==> flow/design.v <==
`timescale 1ns / 1ps
module ALU(output_data, zero, sourceA, sourceB, ALUSel);
parameter word_size = 32;
input [word_size-1:0] sourceA, sourceB;
input [2:0] ALUSel; 
output reg [word_size-1:0] output_data;
output zero;
always @(sourceA, sourceB, ALUSel) begin
	case (ALUSel)
		3'b000: output_data = sourceA + sourceB;
		3'b001: output_data = sourceA - sourceB;
		3'b010: output_data = ($signed(sourceA) < $signed(sourceB))? 1 : 0;
		3'b011: output_data = (sourceA >> sourceB);
		3'b100: output_data = (sourceA << sourceB);
		3'b101: output_data = sourceA | sourceB;
		4'b110: output_data = sourceA & sourceB;
		4'b111: output_data = sourceA ^ sourceB;
		default: output_data = 0;
	endcase
end
assign zero = (output_data == 0);
endmodule
`timescale 1ns / 1ps
module RegFile (rna,rnb,d,wn,we,clk,clrn,qa,qb);
	input 	[4:0]	rna,rnb,wn;
	input 	[31:0] 	d;
	input		we,clk,clrn;
	output 	[31:0] 	qa,qb;
	reg 	[31:0] 	register [0:31];  
	assign qa = (rna == 0)? 0 : register[rna];  
	assign qb = (rnb == 0)? 0 : register[rnb];  
	always @(posedge clk) begin
		if ((wn != 0) && (we == 1))  
			register[wn] <= d;
	end
endmodule
`timescale 1ns / 1ps
module holding_reg(output_data, input_data, write, clk, reset, resetData);
parameter word_size = 32;
input [word_size-1:0] input_data;
input [word_size-1:0] resetData;
input	write, clk, reset;
output [word_size-1:0] output_data;
reg [word_size-1:0] content;
assign output_data = content;
always @(posedge clk) begin
	if (reset) begin
		content <= resetData;
	end
	else if (write) begin
		content <= input_data;
	end
end
endmodule
`timescale 1ns / 1ps
module mux_1bit(output_data, input_data0, input_data1, select);
parameter word_size = 32;
input select;
input [word_size-1:0] input_data0, input_data1;
output reg [word_size-1:0] output_data;
always @(select or input_data0 or input_data1) begin
	case (select)
		0: output_data <= input_data0;
		1: output_data <= input_data1;
		default: output_data <= 0;
	endcase
end
endmodule
`timescale 1ns / 1ps
module mux_2bit(output_data, input_data0, input_data1, input_data2, input_data3, select);
parameter word_size = 32;
input [1:0] select;
input [word_size-1:0] input_data0, input_data1, input_data2, input_data3;
output reg [word_size-1:0] output_data;
always @(input_data0 or input_data1 or input_data2 or input_data3 or select) begin
	case (select)
		0: output_data <= input_data0;
		1: output_data <= input_data1;
		2: output_data <= input_data2;
		3: output_data <= input_data3;
		default: output_data <= 0;
	endcase
end
endmodule
`timescale 1ns / 1ps
module read_mux(output_data, input_data0, input_data1, input_data2, select);
parameter word_size = 5;
input [1:0] select;
input [word_size-1:0] input_data0, input_data1, input_data2;
output reg [word_size-1:0] output_data;
always @(select or input_data0 or input_data1 or input_data2) begin
	case (select)
		2'b00: output_data <= input_data0;
		2'b01: output_data <= input_data1;
		2'b10: output_data <= input_data2;
		default: output_data <= 0;
	endcase
end
endmodule
`timescale 1ns / 1ps
module sign_extend(input_data, output_data);
parameter word_size = 32;
parameter imm_size = 16;
input [imm_size-1:0] input_data;
output [word_size-1:0] output_data;
assign output_data = $signed(input_data);
endmodule
`timescale 1ns / 1ps
module zero_extend(input_data, output_data);
parameter word_size = 32;
parameter imm_size = 16;
input [imm_size-1:0] input_data;
output [word_size-1:0] output_data;
assign output_data = $unsigned(input_data);
endmodule
`timescale 1ns / 1ps
module sa_extend(input_data, output_data);
parameter word_size = 32;
parameter sa_size = 5;
input [sa_size-1:0] input_data;
output [word_size-1:0] output_data;
assign output_data = $unsigned(input_data);
endmodule
`timescale 1ns / 1ps
module CU(decode, clk, reset, zero, RegWre, PCWre, IRWre, ALUSrcB, ALUOp, ALUM2Reg, RegOut, DataMemRw,
     PCSrc, ExtSel, InsMemRW, WrRegData, SAExt , state, next_state, halted);
	input clk;
	input reset;
	input [5:0] decode;
	input zero;
	output reg RegWre,PCWre,IRWre,ALUSrcB,ALUM2Reg,DataMemRw,ExtSel, InsMemRW, WrRegData, SAExt;
	output reg [1:0] PCSrc;
	output reg [1:0] RegOut;
	output reg [2:0] ALUOp;
	output reg [2:0] state;
	output reg [2:0] next_state;
	output reg halted;
	parameter [2:0] sif   = 3'b000,
						 sid   = 3'b001,
						 sexe1 = 3'b110,
						 sexe2 = 3'b101,
						 sexe3 = 3'b010,
						 smem  = 3'b011,
						 swb1  = 3'b111,
						 swb2  = 3'b100;
	parameter [5:0] op_add  = 6'b000000,
						 op_sub  = 6'b000001,
						 op_addi = 6'b000010,
						 op_or   = 6'b010000,
						 op_and  = 6'b010001,
						 op_ori  = 6'b010010,
						 op_sll  = 6'b011000,
						 op_move = 6'b100000,
						 op_slt  = 6'b100111,
						 op_sw   = 6'b110000,
						 op_lw   = 6'b110001,
						 op_beq  = 6'b110100,
						 op_j    = 6'b111000,
						 op_jr   = 6'b111001,
						 op_jal  = 6'b111010,
						 op_halt = 6'b111111;
	always @(posedge clk) begin
		if (reset) begin
			state <= sif;
			halted <= 0;
		end else begin
			state <= next_state;
			if (state == sid && decode == op_halt)
				halted <= 1;
		end
	end
	always @(*) begin
		PCWre = 0;       
		IRWre = 0;       
		PCSrc = 2'b00;   
		ExtSel = 0;      
		SAExt = 0;       
		ALUSrcB = 0;     
		ALUOp = 3'b000;  
		DataMemRw = 0;   
		ALUM2Reg = 0;    
		RegOut = 2'b10;  
		RegWre = 0;      
		WrRegData = 0;   
		InsMemRW = 0;    
		next_state = state;
		if (reset) begin
			IRWre = 1;
			next_state = sif;
		end else begin
			case (state)
				sif: begin
					next_state = sid;
					IRWre = 1;
				end
				sid: begin
					case (decode)
						op_add : begin next_state = sexe1; end
						op_sub : begin next_state = sexe1; end
						op_addi: begin next_state = sexe1; ExtSel = 1; end
						op_or  : begin next_state = sexe1; end
						op_and : begin next_state = sexe1; end
						op_ori : begin next_state = sexe1; ExtSel = 1; end
						op_move: begin next_state = sexe1; end
						op_slt : begin next_state = sexe1; end
						op_sll : begin next_state = sexe1; end
						op_beq : begin next_state = sexe2; ExtSel = 1; end
						op_sw  : begin next_state = sexe3; ExtSel = 1; end
						op_lw  : begin next_state = sexe3; ExtSel = 1; end
						op_j   : begin next_state = sif; PCWre = 1; PCSrc = 2'b11; end
						op_jal : begin next_state = sif; PCWre = 1; PCSrc = 2'b11; RegOut = 2'b00; RegWre = 1; end
						op_jr  : begin next_state = sif; PCWre = 1; PCSrc = 2'b10; end
						op_halt: begin next_state = sif; end
						default: ;
					endcase
				end
				sexe1: begin
					next_state = swb1;
					WrRegData = 1;
					case (decode)
						op_add :begin ALUOp = 3'b000; end
						op_sub :begin ALUOp = 3'b001; end
						op_addi:begin ALUOp = 3'b000; ALUSrcB = 1; end
						op_or  :begin ALUOp = 3'b101; end
						op_and :begin ALUOp = 3'b110; end
						op_ori :begin ALUOp = 3'b101; ALUSrcB = 1; end
						op_move:begin ALUOp = 3'b000; end
						op_slt :begin ALUOp = 3'b010; end
						op_sll :begin ALUOp = 3'b100; ALUSrcB = 1; SAExt = 1; end
						default: ;
					endcase
				end
				sexe2: begin
					next_state = sif;
					ALUOp = 3'b001;
					PCWre = 1;
					PCSrc = zero ? 2'b01 : 2'b00;
				end
				sexe3: begin
					case (decode)
						op_sw  : begin next_state = smem; ALUOp = 3'b000; ALUSrcB = 1; end
						op_lw  : begin next_state = smem; ALUOp = 3'b000; ALUSrcB = 1; end
						default: ;
					endcase
				end
				smem: begin
					case (decode)
						op_sw  : begin next_state = sif; DataMemRw = 1; PCWre = 1; end
						op_lw  : begin next_state = swb2; ALUM2Reg = 1; end
						default: ;
					endcase
				end
				swb1: begin
					next_state = sif;
					PCWre = 1;
					WrRegData = 1;
					RegWre = 1;
					case (decode)
						op_add : begin RegOut = 2'b10; end
						op_sub : begin RegOut = 2'b10; end
						op_addi: begin RegOut = 2'b01; end
						op_or  : begin RegOut = 2'b10; end
						op_and : begin RegOut = 2'b10; end
						op_ori : begin RegOut = 2'b01; end
						op_move: begin RegOut = 2'b10; end
						op_slt : begin RegOut = 2'b10; end
						op_sll : begin RegOut = 2'b10; end
						default: ;
					endcase
				end
				swb2: begin
					next_state = sif;
					PCWre = 1;
					WrRegData = 1;
					RegWre = 1;
					RegOut = 2'b01;
				end
			endcase
		end
	end
endmodule
`timescale 1ns / 1ps
module DataPath(decode, clk, reset, zero, RegWre, PCWre, IRWre, ALUSrcB, ALUOp, ALUM2Reg, RegOut, DataMemRw,
     PCSrc, ExtSel, InsMemRW, WrRegData, SAExt, initPC, PCout,
     IMout, DMout, DAddr, DWData, DWe);
	input clk;
	input reset;
	output [5:0] decode;
	output zero;
	input RegWre,PCWre,ALUSrcB,ALUM2Reg,DataMemRw,ExtSel, InsMemRW, IRWre, WrRegData, SAExt;
	input [1:0] PCSrc;
	input [1:0] RegOut;
	input [2:0] ALUOp;
	input [31:0] initPC;
	input [31:0] IMout;       
	input [31:0] DMout;       
	output [31:0] DAddr;
	output [31:0] DWData;
	output DWe;
	parameter word_size = 32;
	parameter zero32 = 32'h0000;
	wire [word_size-1:0] PCin; 
	output [word_size-1:0] PCout;
	wire [word_size-1:0] IRout;
	wire [word_size-1:0] MDRout;
	wire [word_size-1:0] MDRin;
	wire [word_size-1:0] immZE, immSE, saSAE;
	wire [4:0] write_address;
	wire [word_size-1:0] write_data;
	wire [word_size-1:0] read_data_1, read_data_2;
	wire [word_size-1:0] Aout, Bout;
	wire [word_size-1:0] top_extend_wire;
	wire [word_size-1:0] origin_extend_wire;
	wire [word_size-1:0]	sourceB;
	wire [word_size-1:0] ALU_wire;
	wire [word_size-1:0] ALUOut_wire;
	wire [15:0] immediate;
	wire [4:0] rs, rt, rd, sa;
	wire [25:0] j_address;
	assign decode = IRout[31:26];
	assign immediate = IRout[15:0];
	assign rs = IRout[25:21];
	assign rt = IRout[20:16];
	assign rd = IRout[15:11];
	assign sa = IRout[10:6];
	assign j_address[25:0] = IRout[25:0];
	assign DAddr = ALUOut_wire;
	assign DWData = Bout;
	assign DWe = DataMemRw;
	RegFile		RF(rs, rt, write_data, write_address, RegWre,
						clk, 1'b1, read_data_1, read_data_2);
	holding_reg IR(IRout, IMout, IRWre, clk, reset, zero32);
	holding_reg	A(Aout, read_data_1, 1'b1, clk, reset, zero32);
	holding_reg B(Bout, read_data_2, 1'b1, clk, reset, zero32);
	holding_reg	ALUOut(ALUOut_wire, ALU_wire, 1'b1, clk, reset, zero32);
	holding_reg MDR(MDRout, MDRin, 1'b1, clk, reset, zero32);
	zero_extend	ZE(immediate, immZE);
	sign_extend SE(immediate, immSE);
	sa_extend   SAE(sa, saSAE);
	mux_1bit extend_mux(origin_extend_wire, immZE, immSE, ExtSel);
	mux_1bit sa_extend_mux(top_extend_wire, origin_extend_wire, saSAE,  SAExt);
	read_mux	read_sel_mux(write_address, 5'b11111, rt, rd, RegOut); 
	mux_1bit write_data_mux(write_data,PCout+4, MDRout,  WrRegData);
	mux_1bit ALUSrcB_mux(sourceB, Bout, top_extend_wire, ALUSrcB);
	mux_1bit ALUM2Reg_mux(MDRin, ALU_wire, DMout, ALUM2Reg);
	wire [31:0] jump_address;
	assign jump_address[31:28] = PCout[31:28];
	assign jump_address[27:2] = j_address[25:0];
	assign jump_address[1:0] = 2'b00;
	mux_2bit	PC_mux(PCin,
						 PCout+4,        
						 PCout+4+(immSE<<2),  
						 read_data_1,    
						 jump_address,  
						 PCSrc);
	holding_reg	PC(PCout, PCin, PCWre, clk, reset, initPC);
	ALU	mainALU(ALU_wire, zero, Aout, sourceB, ALUOp);
endmodule
`timescale 1ns / 1ps
module CPU(clk, reset, initPC,
			  imem_addr, imem_rdata,
			  dmem_addr, dmem_wdata, dmem_we, dmem_rdata,
			  halted);
	input clk, reset;
	input [31:0] initPC;
	output [31:0] imem_addr;
	input  [31:0] imem_rdata;
	output [31:0] dmem_addr;
	output [31:0] dmem_wdata;
	output dmem_we;
	input  [31:0] dmem_rdata;
	output halted;
	wire [5:0] decode;
	wire zero, RegWre,PCWre,ALUSrcB,ALUM2Reg,DataMemRw,ExtSel, InsMemRW, IRWre, WrRegData, SAExt;
	wire [1:0] PCSrc;
	wire [1:0] RegOut;
	wire [2:0] ALUOp;
	wire [2:0] state, next_state;
	wire [31:0] PCout;
	assign imem_addr = PCout;
	CU _CU(decode, clk, reset, zero, RegWre, PCWre, IRWre, ALUSrcB, ALUOp, ALUM2Reg, RegOut, DataMemRw,
     PCSrc, ExtSel, InsMemRW, WrRegData, SAExt, state, next_state, halted);
	DataPath _DataPath(decode, clk, reset, zero, RegWre, PCWre, IRWre, ALUSrcB, ALUOp, ALUM2Reg, RegOut, DataMemRw,
     PCSrc, ExtSel, InsMemRW, WrRegData, SAExt, initPC, PCout,
     imem_rdata, dmem_rdata, dmem_addr, dmem_wdata, dmem_we);
endmodule
## Step by step through the tools: CPU

Tool output for the design above before and after an edit, in the order of the flow.
"original" refers to lines of the RTL above, "edited" to lines of the edited file.
"difference": "edited" minus "original" as printed here. "relative change": 100 x difference / "original".
Operators carry their Yosys type and port widths (W data, S select, Z words).
Cell names lack the library's common part.
A cell with n/a has no value.

| inputs | value |
|---|---|
| design top | CPU |
| clock port | clk |
| standard-cell library | sky130hd |
| timing corner | tt_025C_1v80 |

## Edit of the RTL

The edit as a unified diff against the file above.
This change comes from a script, not from a designer. The edited design behaves differently; no optimisation was intended.

```diff
@@ -350,5 +350,5 @@
 	mux_2bit	PC_mux(PCin,
 						 PCout+4,        
-						 PCout+4+(immSE<<2),  
+						 PCout+4-(immSE<<2),  
 						 read_data_1,    
 						 jump_address,  
```

## Word level

Yosys after proc, flatten, opt, wreduce and memory -nomap, before mapping. Print and check cells are not counted. Equal cells are merged and count once.
Memory sizes are those after Yosys's memory passes, which may raise the word count (mostly to a power of two), join words into wider ones and drop unused or constant bits.

Cells by class:

| element | original | edited | difference | relative change (%) |
|---|---|---|---|---|
| add/subtract/negate cells | 4 | 4 | 0 | 0.00 |
| equality and inequality tests | 38 | 38 | 0 | 0.00 |
| multiplexer cells | 58 | 58 | 0 | 0.00 |
| bitwise gates (word level) | 8 | 8 | 0 | 0.00 |
| shifts and indexed selects | 2 | 2 | 0 | 0.00 |
| $lt $le $gt $ge | 1 | 1 | 0 | 0.00 |
| reductions and logical operators | 37 | 37 | 0 | 0.00 |

Operators by type and width:

| cell | original | edited | difference | relative change (%) |
|---|---|---|---|---|
| $add A32 B32 Y32 | 2 | 1 | -1 | -50.00 |
| $sub A32 B32 Y32 | 1 | 2 | +1 | +100.00 |

Operator kinds equal on both sides are left out: 57.

Storage and ports:

| element | original | edited | difference | relative change (%) |
|---|---|---|---|---|
| word width x clocked read ports | 64 | 64 | 0 | 0.00 |
| register bits after elaboration | 164 | 164 | 0 | 0.00 |
| word-level cells | 157 | 157 | 0 | 0.00 |
| bits of input ports | 98 | 98 | 0 | 0.00 |
| memories | 1 | 1 | 0 | 0.00 |
| output and inout bits | 98 | 98 | 0 | 0.00 |
| RAM bits | 1024 | 1024 | 0 | 0.00 |

Memories:

| element | original | edited |
|---|---|---|
| words x width with read and write ports | _DataPath.RF.register 32 x 32 bit 2R1W | _DataPath.RF.register 32 x 32 bit 2R1W |

## Depth

Depth = most cells in a row (Yosys ltp): at word level without a register or memory, in the mapped netlist without a sequential cell, where the memories' decode and read muxes count.

Logic depth:

| element | original | edited | difference | relative change (%) |
|---|---|---|---|---|
| depth in word-level cells | 20 | 20 | 0 | 0.00 |
| ABC_AREA | 0 | 0 | n/a | n/a |
| mapped depth | 31 | 32 | +1 | +3.23 |
| mapped depth without buffers | 23 | 24 | +1 | +4.35 |

## Netlist

The flow's flattened synthesis, as Yosys stat reports it; memories are mapped. The netlist is that of the ABC_AREA named above (0 if unset); the other value can give another one.

Cell types:

| cell type | original | edited | difference | relative change (%) |
|---|---|---|---|---|
| nor2_1 | 301 | 336 | +35 | +11.63 |
| nor3_1 | 102 | 68 | -34 | -33.33 |
| a21oi_1 | 245 | 217 | -28 | -11.43 |
| mux2i_1 | 154 | 130 | -24 | -15.58 |
| mux4_2 | 536 | 553 | +17 | +3.17 |
| inv_1 | 143 | 128 | -15 | -10.49 |
| nand2b_1 | 38 | 23 | -15 | -39.47 |
| nor2b_1 | 29 | 14 | -15 | -51.72 |
| mux2_2 | 88 | 101 | +13 | +14.77 |
| o21ai_0 | 76 | 88 | +12 | +15.79 |
| clkbuf_1 | 229 | 218 | -11 | -4.80 |
| o211ai_1 | 35 | 46 | +11 | +31.43 |
| and3_1 | 32 | 21 | -11 | -34.38 |
| a211oi_1 | 44 | 54 | +10 | +22.73 |
| nor3_2 | 0 | 10 | +10 | n/a |
| nand3_1 | 89 | 81 | -8 | -8.99 |
| and2_1 | 43 | 35 | -8 | -18.60 |
| o221ai_1 | 33 | 41 | +8 | +24.24 |

Cell types equal on both sides are left out: 13.
Not every row of either side is listed.

Synthesis totals:

| element | original | edited | difference | relative change (%) |
|---|---|---|---|---|
| mapped area (um2) | 64600.7 | 64471.8 | -128.9 | -0.20 |
| area of sequential cells (um2) | 35193.8 | 35193.8 | 0.0 | 0.00 |
| mapped flip-flops | 1230 | 1230 | 0 | 0.00 |
| buffers | 310 | 315 | +5 | +1.61 |
| mapped cells | 4565 | 4483 | -82 | -1.80 |

By module: a second synthesis without flattening, with its own total; a netlist apart from the flattened one above.

Second synthesis, totals:

| element | original | edited | difference | relative change (%) |
|---|---|---|---|---|
| cells (unflattened synthesis) | 4916 | 4927 | +11 | +0.22 |
| area (unflattened synthesis) (um2) | 73018.8 | 73007.5 | -11.3 | -0.02 |

Rows give one instance, submodules left out.

By module, original:

| module | cells | seq. area (um2) | times used | area (um2) |
|---|---|---|---|---|
| RegFile | 2400 | 30749.5 | 1 | 47013.8 |
| ALU | 1349 | 0.0 | 1 | 9626.7 |
| holding_reg | 69 | 960.9 | 6 | 1507.7 |
| mux_1bit | 36 | 0.0 | 5 | 544.3 |
| DataPath | 306 | 0.0 | 1 | 2154.6 |
| mux_2bit | 39 | 0.0 | 1 | 814.5 |
| CU | 118 | 80.1 | 1 | 798.3 |
| sa_extend | 33 | 0.0 | 1 | 244.0 |
| zero_extend | 33 | 0.0 | 1 | 244.0 |
| sign_extend | 32 | 0.0 | 1 | 240.2 |
| read_mux | 12 | 0.0 | 1 | 115.1 |
| CPU | 0 | 0.0 | 1 | 0.0 |

By module, edited:

| module | cells | seq. area (um2) | times used | area (um2) |
|---|---|---|---|---|
| RegFile | 2400 | 30749.5 | 1 | 47013.8 |
| ALU | 1349 | 0.0 | 1 | 9626.7 |
| holding_reg | 69 | 960.9 | 6 | 1507.7 |
| mux_1bit | 36 | 0.0 | 5 | 544.3 |
| DataPath | 317 | 0.0 | 1 | 2143.3 |
| mux_2bit | 39 | 0.0 | 1 | 814.5 |
| CU | 118 | 80.1 | 1 | 798.3 |
| sa_extend | 33 | 0.0 | 1 | 244.0 |
| zero_extend | 33 | 0.0 | 1 | 244.0 |
| sign_extend | 32 | 0.0 | 1 | 240.2 |
| read_mux | 12 | 0.0 | 1 | 115.1 |
| CPU | 0 | 0.0 | 1 | 0.0 |

## Path before layout

Source: OpenSTA report_checks on the synthesized netlist (no wires, ideal clock, input and output delay 20% of the period each), path of least setup slack; recovery checks are left aside. Register names are those of the netlist, which keeps one name where synthesis merged equal registers.

Timing path after synthesis:

| element | original | edited | difference | relative change (%) |
|---|---|---|---|---|
| path type | input-to-reg | input-to-reg | n/a | n/a |
| start | in reset | in reset | n/a | n/a |
| end | reg _DataPath.PC.content[28] | reg _DataPath.PC.content[10] | n/a | n/a |
| period (ns) | 10.0 | 10.0 | 0.0 | 0.00 |
| library setup time (ns) | 0.261 | 0.258 | -0.003 | n/a |
| slack (ns) | 1.030 | 1.657 | +0.627 | n/a |
| required time (ns) | 9.739 | 9.742 | +0.003 | +0.03 |
| external input delay (ns) | 2.000 | 2.000 | 0.000 | 0.00 |
| data arrival time (ns) | 8.710 | 8.085 | -0.625 | -7.18 |
| delay of the path (ns) | 6.971 | 6.343 | -0.628 | -9.01 |
| path buffers | 6 | 6 | 0 | 0.00 |
| stages | 27 | 27 | 0 | 0.00 |
| time at the first pin (ns) | 2.000 | 2.000 | 0.000 | 0.00 |
| period reached after synthesis (ns) | 8.97 | 8.343 | -0.627 | -6.99 |

"delay of the path" is the arrival time less input delay plus setup time.
"stages" counts driving pins, that of a launching flip-flop among them; a cell with two outputs on the path counts twice.
"period reached after synthesis" = period - worst setup slack (recovery checks aside). The figure is calculated, with input and output delays left at 20% of the set period.
The rows between start and end are the longest chain of elaborated cells between them; the timing report does not say that the signal goes this way. Where chains are equally long, one stands for them.
Each line given opens the expression or statement behind the cell; cells for indexed reads and writes are added by Yosys, which also makes memories of some case tables.
original: Ways into the end's enable are left out, as the timed path ends at the data pin.

| on the way, after synthesis, original | value |
|---|---|
| cells stage by stage | or4_1 clkbuf_1 nor4_4 mux2i_1 a21oi_2 inv_2 buf_4 clkbuf_1 buf_1 ha_1 clkbuf_1 or2_2 a221oi_1 nor3_1 o2111ai_1 nand4b_1 a2111oi_0 o21ai_0 a31oi_1 and4_1 o2111ai_1 or4_1 nor4_4 or2_1 buf_4 mux2i_1 a221o_1 |
| cells in the longest elaborated chain | 16 |
| elaborated cells between the ends (all ways) | 40 |
| RTL lines with such cells | 17 |
| those cells by class | add/sub: 2; compare: 1; eq/ne: 10; shift: 2; mux: 16; logic: 6; reduce/logical: 3 |

RTL lines, path after synthesis, original:

| element | RTL line | RTL |
|---|---|---|
| start, declared | 364 | `input clk, reset;` |
| $mux W1 | 187 | `if (reset) begin` |
| $not A1 Y1 | 62 | `case (select)` |
| $pmux W32 S2 x3 | 62 |  |
| $lt A32 B32 Y1 | 12 | `3'b010: output_data = ($signed(sourceA) < $signed(sourceB))? 1 : 0;` |
| $mux W1 | 12 |  |
| $pmux W32 S8 | 9 | `case (ALUSel)` |
| $logic_not A32 Y1 | 21 | `assign zero = (output_data == 0);` |
| $mux W1 | 237 | `PCSrc = zero ? 2'b01 : 2'b00;` |
| $pmux W2 S3 | 191 | `case (state)` |
| $mux W2 | 187 |  |
| $eq A2 B2 Y1 | 76 | `case (select)` |
| $pmux W32 S4 | 76 |  |
| $mux W32 | 50 | `else if (write) begin` |
| $mux W32 | 47 | `if (reset) begin` |
| end, assigned | 48 | `content <= resetData;` |
| end, assigned | 51 | `content <= input_data;` |
| end, declared | 44 | `reg [word_size-1:0] content;` |

edited: Ways into the end's enable are left out, as the timed path ends at the data pin.

| on the way, after synthesis, edited | value |
|---|---|
| cells stage by stage | or4_1 or4_1 buf_2 buf_6 mux2i_2 mux2i_2 inv_2 buf_2 buf_2 ha_1 clkbuf_1 o21bai_1 a2111o_1 a21o_1 a31oi_1 o32ai_1 o22ai_1 o221ai_1 a221oi_1 o31ai_1 nor4_1 nand4_1 nor2_4 nor2_2 buf_2 a221oi_2 nor3_2 |
| cells in the longest elaborated chain | 16 |
| elaborated cells between the ends (all ways) | 40 |
| RTL lines with such cells | 17 |
| those cells by class | add/sub: 2; compare: 1; eq/ne: 10; shift: 2; mux: 16; logic: 6; reduce/logical: 3 |

RTL lines, path after synthesis, edited:

| element | RTL line | RTL |
|---|---|---|
| start, declared | 364 | `input clk, reset;` |
| $mux W1 | 187 | `if (reset) begin` |
| $not A1 Y1 | 62 | `case (select)` |
| $pmux W32 S2 x3 | 62 |  |
| $lt A32 B32 Y1 | 12 | `3'b010: output_data = ($signed(sourceA) < $signed(sourceB))? 1 : 0;` |
| $mux W1 | 12 |  |
| $pmux W32 S8 | 9 | `case (ALUSel)` |
| $logic_not A32 Y1 | 21 | `assign zero = (output_data == 0);` |
| $mux W1 | 237 | `PCSrc = zero ? 2'b01 : 2'b00;` |
| $pmux W2 S3 | 191 | `case (state)` |
| $mux W2 | 187 |  |
| $eq A2 B2 Y1 | 76 | `case (select)` |
| $pmux W32 S4 | 76 |  |
| $mux W32 | 50 | `else if (write) begin` |
| $mux W32 | 47 | `if (reset) begin` |
| end, assigned | 48 | `content <= resetData;` |
| end, assigned | 51 | `content <= input_data;` |
| end, declared | 44 | `reg [word_size-1:0] content;` |

## Worst path after layout

Path of least setup slack in the final report of each run of pair A (OpenROAD, finished layout, wires in). Where an end is a register, its clock arrival counts in the times.

Timing path after layout:

| element | original | edited | difference | relative change (%) |
|---|---|---|---|---|
| path type | input-to-reg | input-to-reg | n/a | n/a |
| start | in reset | in reset | n/a | n/a |
| end | reg _DataPath.PC.content[3] | reg _DataPath.PC.content[14] | n/a | n/a |
| external input delay (ns) | 1.81 | 1.81 | 0.00 | 0.00 |
| slack (ns) | 0.89 | 0.79 | -0.10 | n/a |
| path buffers | 7 | 2 | -5 | -71.43 |
| data arrival time (ns) | 8.73 | 8.92 | +0.19 | +2.18 |
| stages | 29 | 23 | -6 | -20.69 |
| required time (ns) | 9.62 | 9.71 | +0.09 | +0.94 |
| period (ns) | 9.05 | 9.05 | 0.00 | 0.00 |
| library setup time (ns) | 0.24 | 0.12 | -0.12 | n/a |
| time at the first pin (ns) | 1.81 | 1.81 | 0.00 | 0.00 |

The rows between start and end are the longest chain of elaborated cells between them; the timing report does not say that the signal goes this way. Where chains are equally long, one stands for them.
original: Ways into the end's enable are left out, as the timed path ends at the data pin.

| on the way, after layout, original | value |
|---|---|
| cells stage by stage | buf_6 buf_4 nor2b_1 and3_1 nor2_4 buf_4 nand2_1 nand2_1 inv_1 ha_1 buf_4 nor3b_1 nor4_1 o311a_1 o21ai_0 nand4b_1 a2111oi_0 buf_4 or4b_2 a41o_1 nand4_1 nor4_1 nand4_1 nor4_4 buf_12 nor2_2 buf_4 a31oi_1 o31a_1 |
| cells in the longest elaborated chain | 16 |
| elaborated cells between the ends (all ways) | 40 |
| RTL lines with such cells | 17 |
| those cells by class | add/sub: 2; compare: 1; eq/ne: 10; shift: 2; mux: 16; logic: 6; reduce/logical: 3 |

RTL lines, path after layout, original:

| element | RTL line | RTL |
|---|---|---|
| start, declared | 364 | `input clk, reset;` |
| $mux W1 | 187 | `if (reset) begin` |
| $not A1 Y1 | 62 | `case (select)` |
| $pmux W32 S2 x3 | 62 |  |
| $lt A32 B32 Y1 | 12 | `3'b010: output_data = ($signed(sourceA) < $signed(sourceB))? 1 : 0;` |
| $mux W1 | 12 |  |
| $pmux W32 S8 | 9 | `case (ALUSel)` |
| $logic_not A32 Y1 | 21 | `assign zero = (output_data == 0);` |
| $mux W1 | 237 | `PCSrc = zero ? 2'b01 : 2'b00;` |
| $pmux W2 S3 | 191 | `case (state)` |
| $mux W2 | 187 |  |
| $eq A2 B2 Y1 | 76 | `case (select)` |
| $pmux W32 S4 | 76 |  |
| $mux W32 | 50 | `else if (write) begin` |
| $mux W32 | 47 | `if (reset) begin` |
| end, assigned | 48 | `content <= resetData;` |
| end, assigned | 51 | `content <= input_data;` |
| end, declared | 44 | `reg [word_size-1:0] content;` |

edited: Ways into the end's enable are left out, as the timed path ends at the data pin.

| on the way, after layout, edited | value |
|---|---|
| cells stage by stage | buf_6 or4_1 or4_1 mux2i_1 mux2_2 inv_1 ha_1 nand3_1 o2111ai_1 a2111oi_0 nor3_1 a211oi_1 nor3_1 o32ai_1 xnor2_1 a2111oi_1 nor4b_2 nand3_1 nor2_4 buf_4 mux2_2 a2bb2oi_1 o21a_1 |
| cells in the longest elaborated chain | 16 |
| elaborated cells between the ends (all ways) | 40 |
| RTL lines with such cells | 17 |
| those cells by class | add/sub: 2; compare: 1; eq/ne: 10; shift: 2; mux: 16; logic: 6; reduce/logical: 3 |

RTL lines, path after layout, edited:

| element | RTL line | RTL |
|---|---|---|
| start, declared | 364 | `input clk, reset;` |
| $mux W1 | 187 | `if (reset) begin` |
| $not A1 Y1 | 62 | `case (select)` |
| $pmux W32 S2 x3 | 62 |  |
| $lt A32 B32 Y1 | 12 | `3'b010: output_data = ($signed(sourceA) < $signed(sourceB))? 1 : 0;` |
| $mux W1 | 12 |  |
| $pmux W32 S8 | 9 | `case (ALUSel)` |
| $logic_not A32 Y1 | 21 | `assign zero = (output_data == 0);` |
| $mux W1 | 237 | `PCSrc = zero ? 2'b01 : 2'b00;` |
| $pmux W2 S3 | 191 | `case (state)` |
| $mux W2 | 187 |  |
| $eq A2 B2 Y1 | 76 | `case (select)` |
| $pmux W32 S4 | 76 |  |
| $mux W32 | 50 | `else if (write) begin` |
| $mux W32 | 47 | `if (reset) begin` |
| end, assigned | 48 | `content <= resetData;` |
| end, assigned | 51 | `content <= input_data;` |
| end, declared | 44 | `reg [word_size-1:0] content;` |

## Measured runs

Runs of the flow (Yosys, OpenROAD) on both versions; the two runs of a pair have the same settings. The constraints put input and output delay at 20% of the set period each and load the outputs with 0.01 pF.

| settings, pair A | value |
|---|---|
| CORE_UTILIZATION | 40 |
| period_ns | 9.05 |
| CAP_MARGIN | 20 |
| CORE_MARGIN | 2 |
| SLEW_MARGIN | 20 |

Results, pair A:

| element | original | edited | difference | relative change (%) |
|---|---|---|---|---|
| summed negative setup slack (ns) | 0.000 | 0.000 | 0.000 | n/a |
| power consumption (µW) | 16299 | 15752 | -547 | -3.36 |
| area inside the die boundary (um2) | 164730.0 | 164406.0 | -324.0 | -0.20 |
| period reached (ns) | 8.163 | 8.263 | +0.100 | +1.23 |
| final worst hold slack (ns) | 0.507 | 0.474 | -0.033 | n/a |
| worst setup slack after layout (ns) | 0.887 | 0.787 | -0.100 | n/a |
| cell area after synthesis (um2) | 64600.7 | 64471.8 | -128.9 | -0.20 |
| utilization after routing (%) | 46.7 | 46.2 | -0.5 | n/a |

| settings, pair B | value |
|---|---|
| CORE_UTILIZATION | 46 |
| CTS_CLUSTER_SIZE | 87 |
| GPL_TIMING_DRIVEN | 1 |
| HOLD_SLACK_MARGIN | 0.09 |
| MAX_ROUTING_LAYER | met5 |
| SETUP_SLACK_MARGIN | -0.75 |
| TNS_END_PERCENT | 5 |
| period_ns | 14.8 |
| CAP_MARGIN | 20 |
| CORE_MARGIN | 2 |
| SLEW_MARGIN | 20 |

Results, pair B:

| element | original | edited | difference | relative change (%) |
|---|---|---|---|---|
| summed negative setup slack (ns) | 0.000 | 0.000 | 0.000 | n/a |
| power consumption (µW) | 9843 | 9719 | -124 | -1.26 |
| area inside the die boundary (um2) | 143452.0 | 143168.0 | -284.0 | -0.20 |
| period reached (ns) | 11.688 | 11.122 | -0.566 | -4.84 |
| final worst hold slack (ns) | 0.505 | 0.462 | -0.043 | n/a |
| worst setup slack after layout (ns) | 3.112 | 3.678 | +0.566 | n/a |
| cell area after synthesis (um2) | 64600.7 | 64471.8 | -128.9 | -0.20 |
| utilization after routing (%) | 52.9 | 52.9 | 0.0 | n/a |

"period reached": clock period set for the run, less the worst setup slack. It is reckoned from that one timing run; input and output delays stay at 20% of the period that was set.
"power consumption" is the tool's figure for a default switching activity; nothing was simulated.
